==> flow/design.v <==
module CONV(
	input			clk,               
	input			reset,             
	output reg		busy,	            
	input			ready,	            
	output reg[11:0]	iaddr,            
	input signed[19:0]	idata,            
	output reg 	     cwr,              
	output reg[11:0] 	caddr_wr,         
	output reg[19:0] 	cdata_wr,         
	output reg	 crd,               
	output reg[11:0]	caddr_rd,         
	input	[19:0]		cdata_rd,         
	output reg[2:0] 	csel              
);
parameter signed bias = 40'h0013100000;    
parameter signed K0_0 = 20'h0A89E;         
parameter signed K0_1 = 20'h092D5;         
parameter signed K0_2 = 20'h06D43;         
parameter signed K0_3 = 20'h01004;         
parameter signed K0_4 = 20'hF8F71;         
parameter signed K0_5 = 20'hF6E54;         
parameter signed K0_6 = 20'hFA6D7;         
parameter signed K0_7 = 20'hFC834;         
parameter signed K0_8 = 20'hFAC19;         
parameter IDLE       = 3'd0;    
parameter READ_CONV  = 3'd1;    
parameter WRITE_L0   = 3'd2;    
parameter DELAY1     = 3'd3;    
parameter READ_L0    = 3'd4;    
parameter WRITE_L1   = 3'd5;    
parameter DELAY2     = 3'd6;    
parameter FINISH     = 3'd7;    
reg [5:0] x, y, L1_x, L1_y;             
reg [3:0] counter_kdata, counter_kaddr;   
reg [2:0] counter_layer1;	            
reg [2:0] current_state, next_state;    
reg signed [19:0] Kernel;               
reg signed [39:0] conv_sum;             
reg signed [19:0] idata_tmp;            
wire signed [39:0] data_conv;
wire signed [19:0] conv_result;
assign data_conv = Kernel * idata_tmp;              
assign conv_result[19:0] = conv_sum[35:16] + conv_sum[15];   
always@(*) begin
	case(counter_kdata)
		4'd1: Kernel = K0_0;
		4'd2: Kernel = K0_1;
		4'd3: Kernel = K0_2;
		4'd4: Kernel = K0_3;
		4'd5: Kernel = K0_4;
		4'd6: Kernel = K0_5;
		4'd7: Kernel = K0_6;
		4'd8: Kernel = K0_7;
		4'd9: Kernel = K0_8;
		default: Kernel = 0;
	endcase
end
always@(posedge clk or posedge reset) begin
	if(reset) 
		current_state <= IDLE;
	else 
		current_state <= next_state;
end
always @(*) begin
	case (current_state)
		IDLE:       next_state = (ready) ? READ_CONV : IDLE;
		READ_CONV:  next_state = (counter_kdata == 4'd10) ? WRITE_L0 : READ_CONV;  
		WRITE_L0:   next_state = DELAY1;
		DELAY1:     next_state = (x == 6'd0 && y == 6'd0) ? READ_L0 : READ_CONV;
		READ_L0:    next_state = (counter_layer1 == 3'd4) ? WRITE_L1 : READ_L0;
		WRITE_L1:   next_state = DELAY2;
		DELAY2:     next_state = (L1_x == 6'd0 && L1_y == 6'd0) ? FINISH : READ_L0;
		FINISH:     next_state = FINISH;
		default:    next_state = IDLE;
	endcase
end
always@(posedge clk or posedge reset) begin
	if(reset) begin 
		iaddr <= 12'd0;
	end else if(current_state == READ_CONV) begin 
		case(counter_kaddr)
			4'd0: iaddr <= (y-1)*64 + x-1;
			4'd1: iaddr <= (y-1)*64 + x;
			4'd2: iaddr <= (y-1)*64 + x+1;
			4'd3: iaddr <= y*64 + x-1;
			4'd4: iaddr <= y*64 + x;		 
			4'd5: iaddr <= y*64 + x+1;		
			4'd6: iaddr <= (y+1)*64 + x-1;
			4'd7: iaddr <= (y+1)*64 + x;
			4'd8: iaddr <= (y+1)*64 + x+1;
			default: iaddr <= iaddr;
		endcase
	end
end
always@(posedge clk or posedge reset) begin
	if(reset) 
		counter_kaddr <= 4'd0;
	else if(current_state == READ_CONV) 
		counter_kaddr <= counter_kaddr + 4'd1;
	else 
		counter_kaddr <= counter_kaddr;
end
always@(posedge clk or posedge reset) begin
	if(reset) 
		idata_tmp <= 0;
	else if(current_state == READ_CONV) begin
		case(counter_kdata)
			4'd0: idata_tmp <= (x == 0 || y == 0) ? 20'd0 : idata;
			4'd1: idata_tmp <= (y == 0) ? 20'd0 : idata;
			4'd2: idata_tmp <= (x == 63 || y == 0) ? 20'd0 : idata;
			4'd3: idata_tmp <= (x == 0) ? 20'd0 : idata;
			4'd4: idata_tmp <= idata;
			4'd5: idata_tmp <= (x == 63) ? 20'd0 : idata;
			4'd6: idata_tmp <= (x == 0 || y == 63) ? 20'd0 : idata;
			4'd7: idata_tmp <= (y == 63) ? 20'd0 : idata;
			4'd8: idata_tmp <= (x == 63 || y == 63) ? 20'd0 : idata;
			default: idata_tmp <= idata_tmp;
		endcase
	end 
end
always@(posedge clk or posedge reset) begin
	if(reset) 
		conv_sum <= 40'd0;
	else if(current_state == READ_CONV) begin
		if(counter_kdata == 0) 
			conv_sum <= 40'd0;
		else if(counter_kdata == 10)     
			conv_sum <= conv_sum + bias;
		else  
			conv_sum <= conv_sum + data_conv;  
	end
end
always@(posedge clk or posedge reset) begin
	if(reset) 
		busy <= 0;
	else if(ready) 
		busy <= 1; 
	else if(current_state == FINISH) 
		busy <= 0;
end
always@(posedge clk or posedge reset) begin
	if(reset) 
		cwr <= 1'd0;
	else if(current_state == WRITE_L0 || current_state == WRITE_L1)
		cwr <= 1'd1;
	else 
		cwr <= 1'd0;
end
always@(posedge clk or posedge reset) begin
	if(reset) 
		crd <= 1'd0;
	else if(current_state == READ_L0) 
		crd <= 1'd1;
	else 
		crd <= 1'd0;
end
always@(posedge clk or posedge reset) begin
	if(reset) 
		csel <= 3'b000;
	else if(current_state == WRITE_L0) 
		csel <= 3'b001;
	else if(current_state == WRITE_L1) 
		csel <= 3'b011;
	else if(current_state == READ_L0) 
		csel <= 3'b001;
	else 
		csel <= csel;
end
always@(posedge clk or posedge reset) begin
	if(reset) 
		caddr_rd <= 12'd0;
	else if(current_state == READ_L0) begin
		case(counter_layer1)
			3'd0: caddr_rd <= L1_y*64 + L1_x;
			3'd1: caddr_rd <= L1_y*64 + L1_x+1;
			3'd2: caddr_rd <= (L1_y+1)*64 + L1_x;
			3'd3: caddr_rd <= (L1_y+1)*64 + L1_x+1;
		endcase 
	end
end
always@(posedge clk or posedge reset) begin
	if(reset) 
		caddr_wr <= 0;
	else if(current_state == WRITE_L0)  
		caddr_wr <= y * 64 + x; 
	else if(current_state == WRITE_L1)  
		caddr_wr <= (L1_y/2) * 32 + (L1_x/2);  
end
reg signed [19:0] current_max;
always@(posedge clk or posedge reset) begin
	if(reset) begin
		cdata_wr <= 20'd0;
		current_max <= 20'd0; 
	end else begin
		case(current_state)
			WRITE_L0:  
				cdata_wr <= (conv_sum[39]) ? 20'd0 : conv_result;
			READ_L0: begin				
				if(counter_layer1 == 3'd1) begin	 
					current_max <= cdata_rd; 		 
				end else begin
					current_max <= (cdata_rd > current_max) ? cdata_rd : current_max;
				end
			end
			WRITE_L1: begin
				cdata_wr <= current_max;
				current_max <= 20'h00000;  
			end
			default: begin
			end
		endcase
	end
end
always@(posedge clk or posedge reset) begin
	if(reset) begin
		x <= 6'd0; 
		y <= 6'd0;
	end else if(current_state == WRITE_L0) begin
		if(x == 6'd63) begin  
			x <= 6'd0;
			y <= y + 6'd1;
		end else begin
			x <= x + 6'd1;
		end
	end
end
always@(posedge clk or posedge reset) begin
	if(reset) begin
		L1_x <= 6'd0; 
		L1_y <= 6'd0;
	end else if(current_state == WRITE_L1) begin
		if(L1_x == 6'd62) begin
			L1_x <= 0;
			L1_y <= L1_y + 2;
		end else begin
			L1_x <= L1_x + 2;
		end
	end
end
always@(posedge clk or posedge reset) begin
	if(reset) 
		counter_kdata <= 4'd0;
	else 
		counter_kdata <= counter_kaddr;
end
always@(posedge clk or posedge reset) begin
	if(reset) 
		counter_layer1 <= 0;
	else if(current_state == READ_L0) 
		counter_layer1 <= counter_layer1 + 3'd1;
	else 
		counter_layer1 <= 0;
end
endmodule
* Step by step through the tools: CONV
Tool output for the design above, in the order of the flow.
Line numbers count from 1 in the design file above.
Operators carry their Yosys type and port widths (W data, S select, Z words).
Library cell names are shortened.
Not given: --
- Top :: CONV
- Clock :: clk
- Standard-cell library :: sky130hd
- Library corner :: tt_025C_1v80

* Elaborated design
Source: Yosys, flattened and elaborated, memories not mapped. Widths are those after wreduce. Registers that Yosys merges into a memory's read port (data or address) are not register bits. Print and check cells do not count.
Yosys's memory passes give these memory sizes; they may raise the number of words (mostly to a power of two), join words into wider ones and drop unused or constant bits.
- Flip-flop bits (word level) :: 180
- Bits in latches :: 0
- Bits in writable memories :: 0
- Bits in read-only memories :: 320
- Clocked read ports x word width :: 0
- Memory cells :: 1
- Input bits :: 43
- Output and inout bits :: 62
** Memories
- (name not given) :: words 16, bits a word 20, rd ports 1, wr ports 0, RTL line 46 : case(counter_kdata)
- $add $sub $neg :: 26
- Multiply operators :: 1
- Div/mod/pow operators :: 0
- $lt $le $gt $ge :: 1
- Equality and inequality tests :: 32
- Shifts and indexed selects :: 0
- Mux-type cells :: 36
- Bitwise logic cells :: 0
- Reduce/logical cells :: 28
** Operators by type and width (count)
- $mul A20 B20 Y40 :: 1
- $mux W20 :: 11
- $pmux W20 S9 :: 1
- $pmux W12 S9 :: 1
- $pmux W20 S2 :: 2
- $mux W40 :: 2
- $add A12 B1 Y12 const B :: 5
- $add A12 B6 Y12 :: 5
- $pmux W12 S4 :: 1
- $add A40 B29 Y40 const B :: 1
- $add A40 B40 Y40 :: 1
- $sub A12 B1 Y12 const B :: 3
- $eq A4 B3 Y1 const B :: 8
- $add A6 B1 Y6 const B :: 4
- $logic_not A6 Y1 :: 4
- $pmux W3 S8 :: 1
- $mux W12 :: 2
- $add A20 B1 Y20 :: 1
- $gt A20 B20 Y1 :: 1
- $eq A6 B6 Y1 const B :: 3
- $reduce_bool A9 Y1 :: 2
- $eq A4 B2 Y1 const B :: 4
- $eq A3 B3 Y1 const B :: 5
- $mux W3 :: 5
- $reduce_and A2 Y1 :: 6
- $eq A3 B2 Y1 const B :: 4
- $eq A4 B4 Y1 const B :: 3
- $add A6 B2 Y6 const B :: 2
Not listed: further kinds 17, cells in them 35.

* Longest topological paths
Yosys ltp: most cells in a row. Word level: on the elaborated netlist, between registers, memories and ports. Mapped: between sequential cells and ports; inverters and the memories' decode and read muxes count.
- Word-level depth :: 4
- ABC_AREA :: 1
- Mapped depth :: 38
- Depth with buffers taken out :: 37

* After synthesis
Source: synth_stat.txt of the flow (Yosys; design flattened, memories mapped). It holds for the ABC_AREA given above (unset counts as 0); a run with the other value may have another netlist.
The area totals of this step are shown rounded.
- Cells in the netlist :: 3472
- Chip area (Yosys) :: 27000 um^2
- Sequential part of the area :: 4600 um^2
- Flip-flop cells :: 182
- Buffers :: 97
** Cells by type
- fa_1 :: count 435, area in all 8.71E+03 um^2
- dfrtp_1 :: count 181, area in all 4.53E+03 um^2
- inv_1 :: count 863, area in all 3.24E+03 um^2
- nand2_1 :: count 724, area in all 2.72E+03 um^2
- ha_1 :: count 175, area in all 2189.6 um^2
- nor2_1 :: count 339, area in all 1272.47 um^2
- o21ai_0 :: count 153, area in all 765.734 um^2
- nand3_1 :: count 145, area in all 725.696 um^2
- a21oi_1 :: count 90, area in all 450.432 um^2
- clkbuf_1 :: count 56, area in all 210.202 um^2
- xor2_1 :: count 24, area in all 210.202 um^2
- nand4_1 :: count 26, area in all 162.656 um^2
- a22oi_1 :: count 18, area in all 135.13 um^2
- buf_2 :: count 24, area in all 120.115 um^2
- o21bai_1 :: count 12, area in all 90.086 um^2
- nand2_2 :: count 14, area in all 87.584 um^2
- o22ai_1 :: count 14, area in all 87.584 um^2
- nor2_2 :: count 13, area in all 81.328 um^2
Other cell types: 45; their cells: 166.

* Path before layout
Source: OpenSTA report_checks on the synthesized netlist (no wires, ideal clock, input and output delay 20% of the period each), path of least setup slack; recovery checks are left aside. Register names are those of the netlist, which keeps one name where synthesis merged equal registers.
- Kind :: reg-to-reg
- From :: reg counter_kdata[0]
- To :: reg conv_sum[39]
- Clock period :: 8000 ps
- Launch time at the first pin :: 0 ps
- Data arrival time :: 7088 ps
- Data required time :: 7884 ps
- Slack :: 796 ps
- Delay of the path :: 7204 ps
- Stages :: 30
- Path buffers :: 1
- Period reached after synthesis :: 7204 ps
"delay of the path" is the arrival time less input delay plus setup time.
"stages" counts driving pins, that of a launching flip-flop among them; a cell with two outputs on the path counts twice.
"period reached after synthesis" = period - worst setup slack (recovery checks aside). The figure is calculated, with input and output delays left at 20% of the set period.
The rows between start and end are the longest chain of elaborated cells between them; the timing report does not say that the signal goes this way. Where chains are equally long, one stands for them.
A line is the first line of the expression or statement that the cell stems from. Yosys adds cells for indexed reads and writes and turns some case tables into memories.
The chain passes a memory read, where the word-level depth is cut; so it can be longer than that depth.
A register here has more assigning lines than the two given.
- Cell sequence :: dfrtp_1 -> inv_1 -> ha_1 -> o21ai_2 -> inv_1 -> buf_2 -> nor2_1 -> inv_1 -> fa_1 -> inv_1 -> fa_1 -> inv_1 -> fa_1 -> inv_1 -> fa_1 -> inv_1 -> fa_1 -> fa_1 -> fa_1 -> inv_1 -> ha_1 -> inv_1 -> nor3_1 -> nand3_1 -> o21ai_0 -> nor2_1 -> nand3_1 -> nand3_1 -> nand2_1 -> nand2_1
- Length of the longest elaborated chain :: 5
- Elaborated cells between the ends (all ways) :: 7
** Ends and longest elaborated chain, post-synthesis
- start, declared :: RTL line 35 : reg [3:0] counter_kdata, counter_kaddr;
- start, assigned :: RTL line 243 : counter_kdata <= 4'd0;
- start, assigned :: RTL line 245 : counter_kdata <= counter_kaddr;
- $mem_v2 Z16 W20 :: RTL line 46 : case(counter_kdata)
- $mul A20 B20 Y40 :: RTL line 43 : assign data_conv = Kernel * idata_tmp;
- $add A40 B40 Y40 :: RTL line 131 : conv_sum <= conv_sum + data_conv;
- $mux W40 :: RTL line 128 : else if(counter_kdata == 10)
- $mux W40 :: RTL line 126 : if(counter_kdata == 0)
- end, assigned :: RTL line 129 : conv_sum <= conv_sum + bias;
- end, assigned :: RTL line 131
- end, declared :: RTL line 39 : reg signed [39:0] conv_sum;

* Timing after layout
From the final timing report of run A: the path of least setup slack in the routed layout; clock arrival at registers is part of the times.
The path's times are printed in steps of 10 ps; the period is the one set.
- Kind :: reg-to-reg
- From :: reg counter_kdata[1]
- To :: reg conv_sum[24]
- Clock period :: 5300 ps
- Launch time at the first pin :: 510 ps
- Data arrival time :: 7600 ps
- Data required time :: 5690 ps
- Slack :: -1920 ps
- Stages :: 33
- Path buffers :: 2
The rows between start and end are the longest chain of elaborated cells between them; the timing report does not say that the signal goes this way. Where chains are equally long, one stands for them.
The chain passes a memory read, where the word-level depth is cut; so it can be longer than that depth.
A register here has more assigning lines than the two given.
- Cell sequence :: dfrtp_2 -> inv_4 -> ha_4 -> inv_4 -> nor2_4 -> nand2_2 -> a21oi_4 -> buf_12 -> buf_6 -> nand2_1 -> fa_1 -> inv_1 -> fa_1 -> inv_1 -> fa_1 -> inv_1 -> fa_1 -> fa_1 -> fa_1 -> inv_1 -> fa_1 -> inv_1 -> ha_4 -> nand2_1 -> nand2_1 -> inv_1 -> o21bai_4 -> a21oi_2 -> or2_2 -> nand4_1 -> nand3_2 -> nand2_1 -> nand2_1
- Length of the longest elaborated chain :: 5
- Elaborated cells between the ends (all ways) :: 7
** Ends and longest elaborated chain, after layout
- start, declared :: RTL line 35 : reg [3:0] counter_kdata, counter_kaddr;
- start, assigned :: RTL line 243 : counter_kdata <= 4'd0;
- start, assigned :: RTL line 245 : counter_kdata <= counter_kaddr;
- $mem_v2 Z16 W20 :: RTL line 46 : case(counter_kdata)
- $mul A20 B20 Y40 :: RTL line 43 : assign data_conv = Kernel * idata_tmp;
- $add A40 B40 Y40 :: RTL line 131 : conv_sum <= conv_sum + data_conv;
- $mux W40 :: RTL line 128 : else if(counter_kdata == 10)
- $mux W40 :: RTL line 126 : if(counter_kdata == 0)
- end, assigned :: RTL line 129 : conv_sum <= conv_sum + bias;
- end, assigned :: RTL line 131
- end, declared :: RTL line 39 : reg signed [39:0] conv_sum;

Stored flow runs of CONV (3 of them; Yosys, OpenROAD, sky130hd). They differ in their settings and are not a sequence. Constraints: input delay and output delay 20% of the set period each, output load 0.01 pF.
"clock period reached" = clock period - worst setup slack. The figure is calculated, with input and output delays left at 20% of the set period.
"time on the worst setup path" = time allowed to the worst setup path (clock period - input delay - output delay, where it has them) - its slack; a late launch clock adds to it, a late capture clock takes from it.
"time on the worst setup path" is known to 10 ps.
Results are given in rounded form.

** Run A
- Settings :: ABC_AREA=1; CAP_MARGIN=10; CORE_ASPECT_RATIO=1.12; CORE_UTILIZATION=38; CTS_CLUSTER_DIAMETER=399; CTS_CLUSTER_SIZE=79; GPL_ROUTABILITY_DRIVEN=0; GPL_TIMING_DRIVEN=0; MAX_ROUTING_LAYER=met5; PLACE_DENSITY=0.79; SETUP_SLACK_MARGIN=1.12; period_ns=5.3; CORE_MARGIN=2; SLEW_MARGIN=20
- Final worst hold slack :: 380 ps
- Post-route utilization :: 0.47
- Worst setup slack after layout :: -1900 ps
- Sum of negative setup slack :: -54000 ps
- Die size :: 73000 um^2
- Time on the worst setup path :: 7220 ps
- Type of the worst setup path :: reg-to-reg
- Area of the standard cells in the finished layout :: 33000 um^2
- Chip area after synthesis (Yosys) :: 27000 um^2
- Clock period reached :: 7215 ps

** Run B
- Settings :: CORE_ASPECT_RATIO=0.9; CORE_MARGIN=8; CORE_UTILIZATION=22; GPL_ROUTABILITY_DRIVEN=0; MAX_ROUTING_LAYER=met4; PLACE_DENSITY=0.51; SETUP_SLACK_MARGIN=0.3; SLEW_MARGIN=20; TNS_END_PERCENT=5; period_ns=8.63; CAP_MARGIN=20
- Final worst hold slack :: 460 ps
- Post-route utilization :: 0.25
- Worst setup slack after layout :: 660 ps
- Sum of negative setup slack :: 0 ps
- Die size :: 130000 um^2
- Time on the worst setup path :: 7970 ps
- Type of the worst setup path :: reg-to-reg
- Area of the standard cells in the finished layout :: 30000 um^2
- Chip area after synthesis (Yosys) :: 26000 um^2
- Clock period reached :: 7972 ps

** Run C
- Settings :: ABC_AREA=0; CELL_PAD_IN_SITES_DETAIL_PLACEMENT=1; CELL_PAD_IN_SITES_GLOBAL_PLACEMENT=2; CORE_UTILIZATION=32; GPL_ROUTABILITY_DRIVEN=0; MAX_ROUTING_LAYER=met4; MIN_ROUTING_LAYER=met2; PLACE_DENSITY_LB_ADDON=0.16; SLEW_MARGIN=5; TNS_END_PERCENT=15; period_ns=4.96; CAP_MARGIN=20; CORE_MARGIN=2
- Final worst hold slack :: 470 ps
- Post-route utilization :: 0.4
- Worst setup slack after layout :: -2800 ps
- Sum of negative setup slack :: -75000 ps
- Die size :: 83000 um^2
- Time on the worst setup path :: 7720 ps
- Type of the worst setup path :: reg-to-reg
- Area of the standard cells in the finished layout :: 32000 um^2
- Chip area after synthesis (Yosys) :: 26000 um^2
- Clock period reached :: 7719 ps
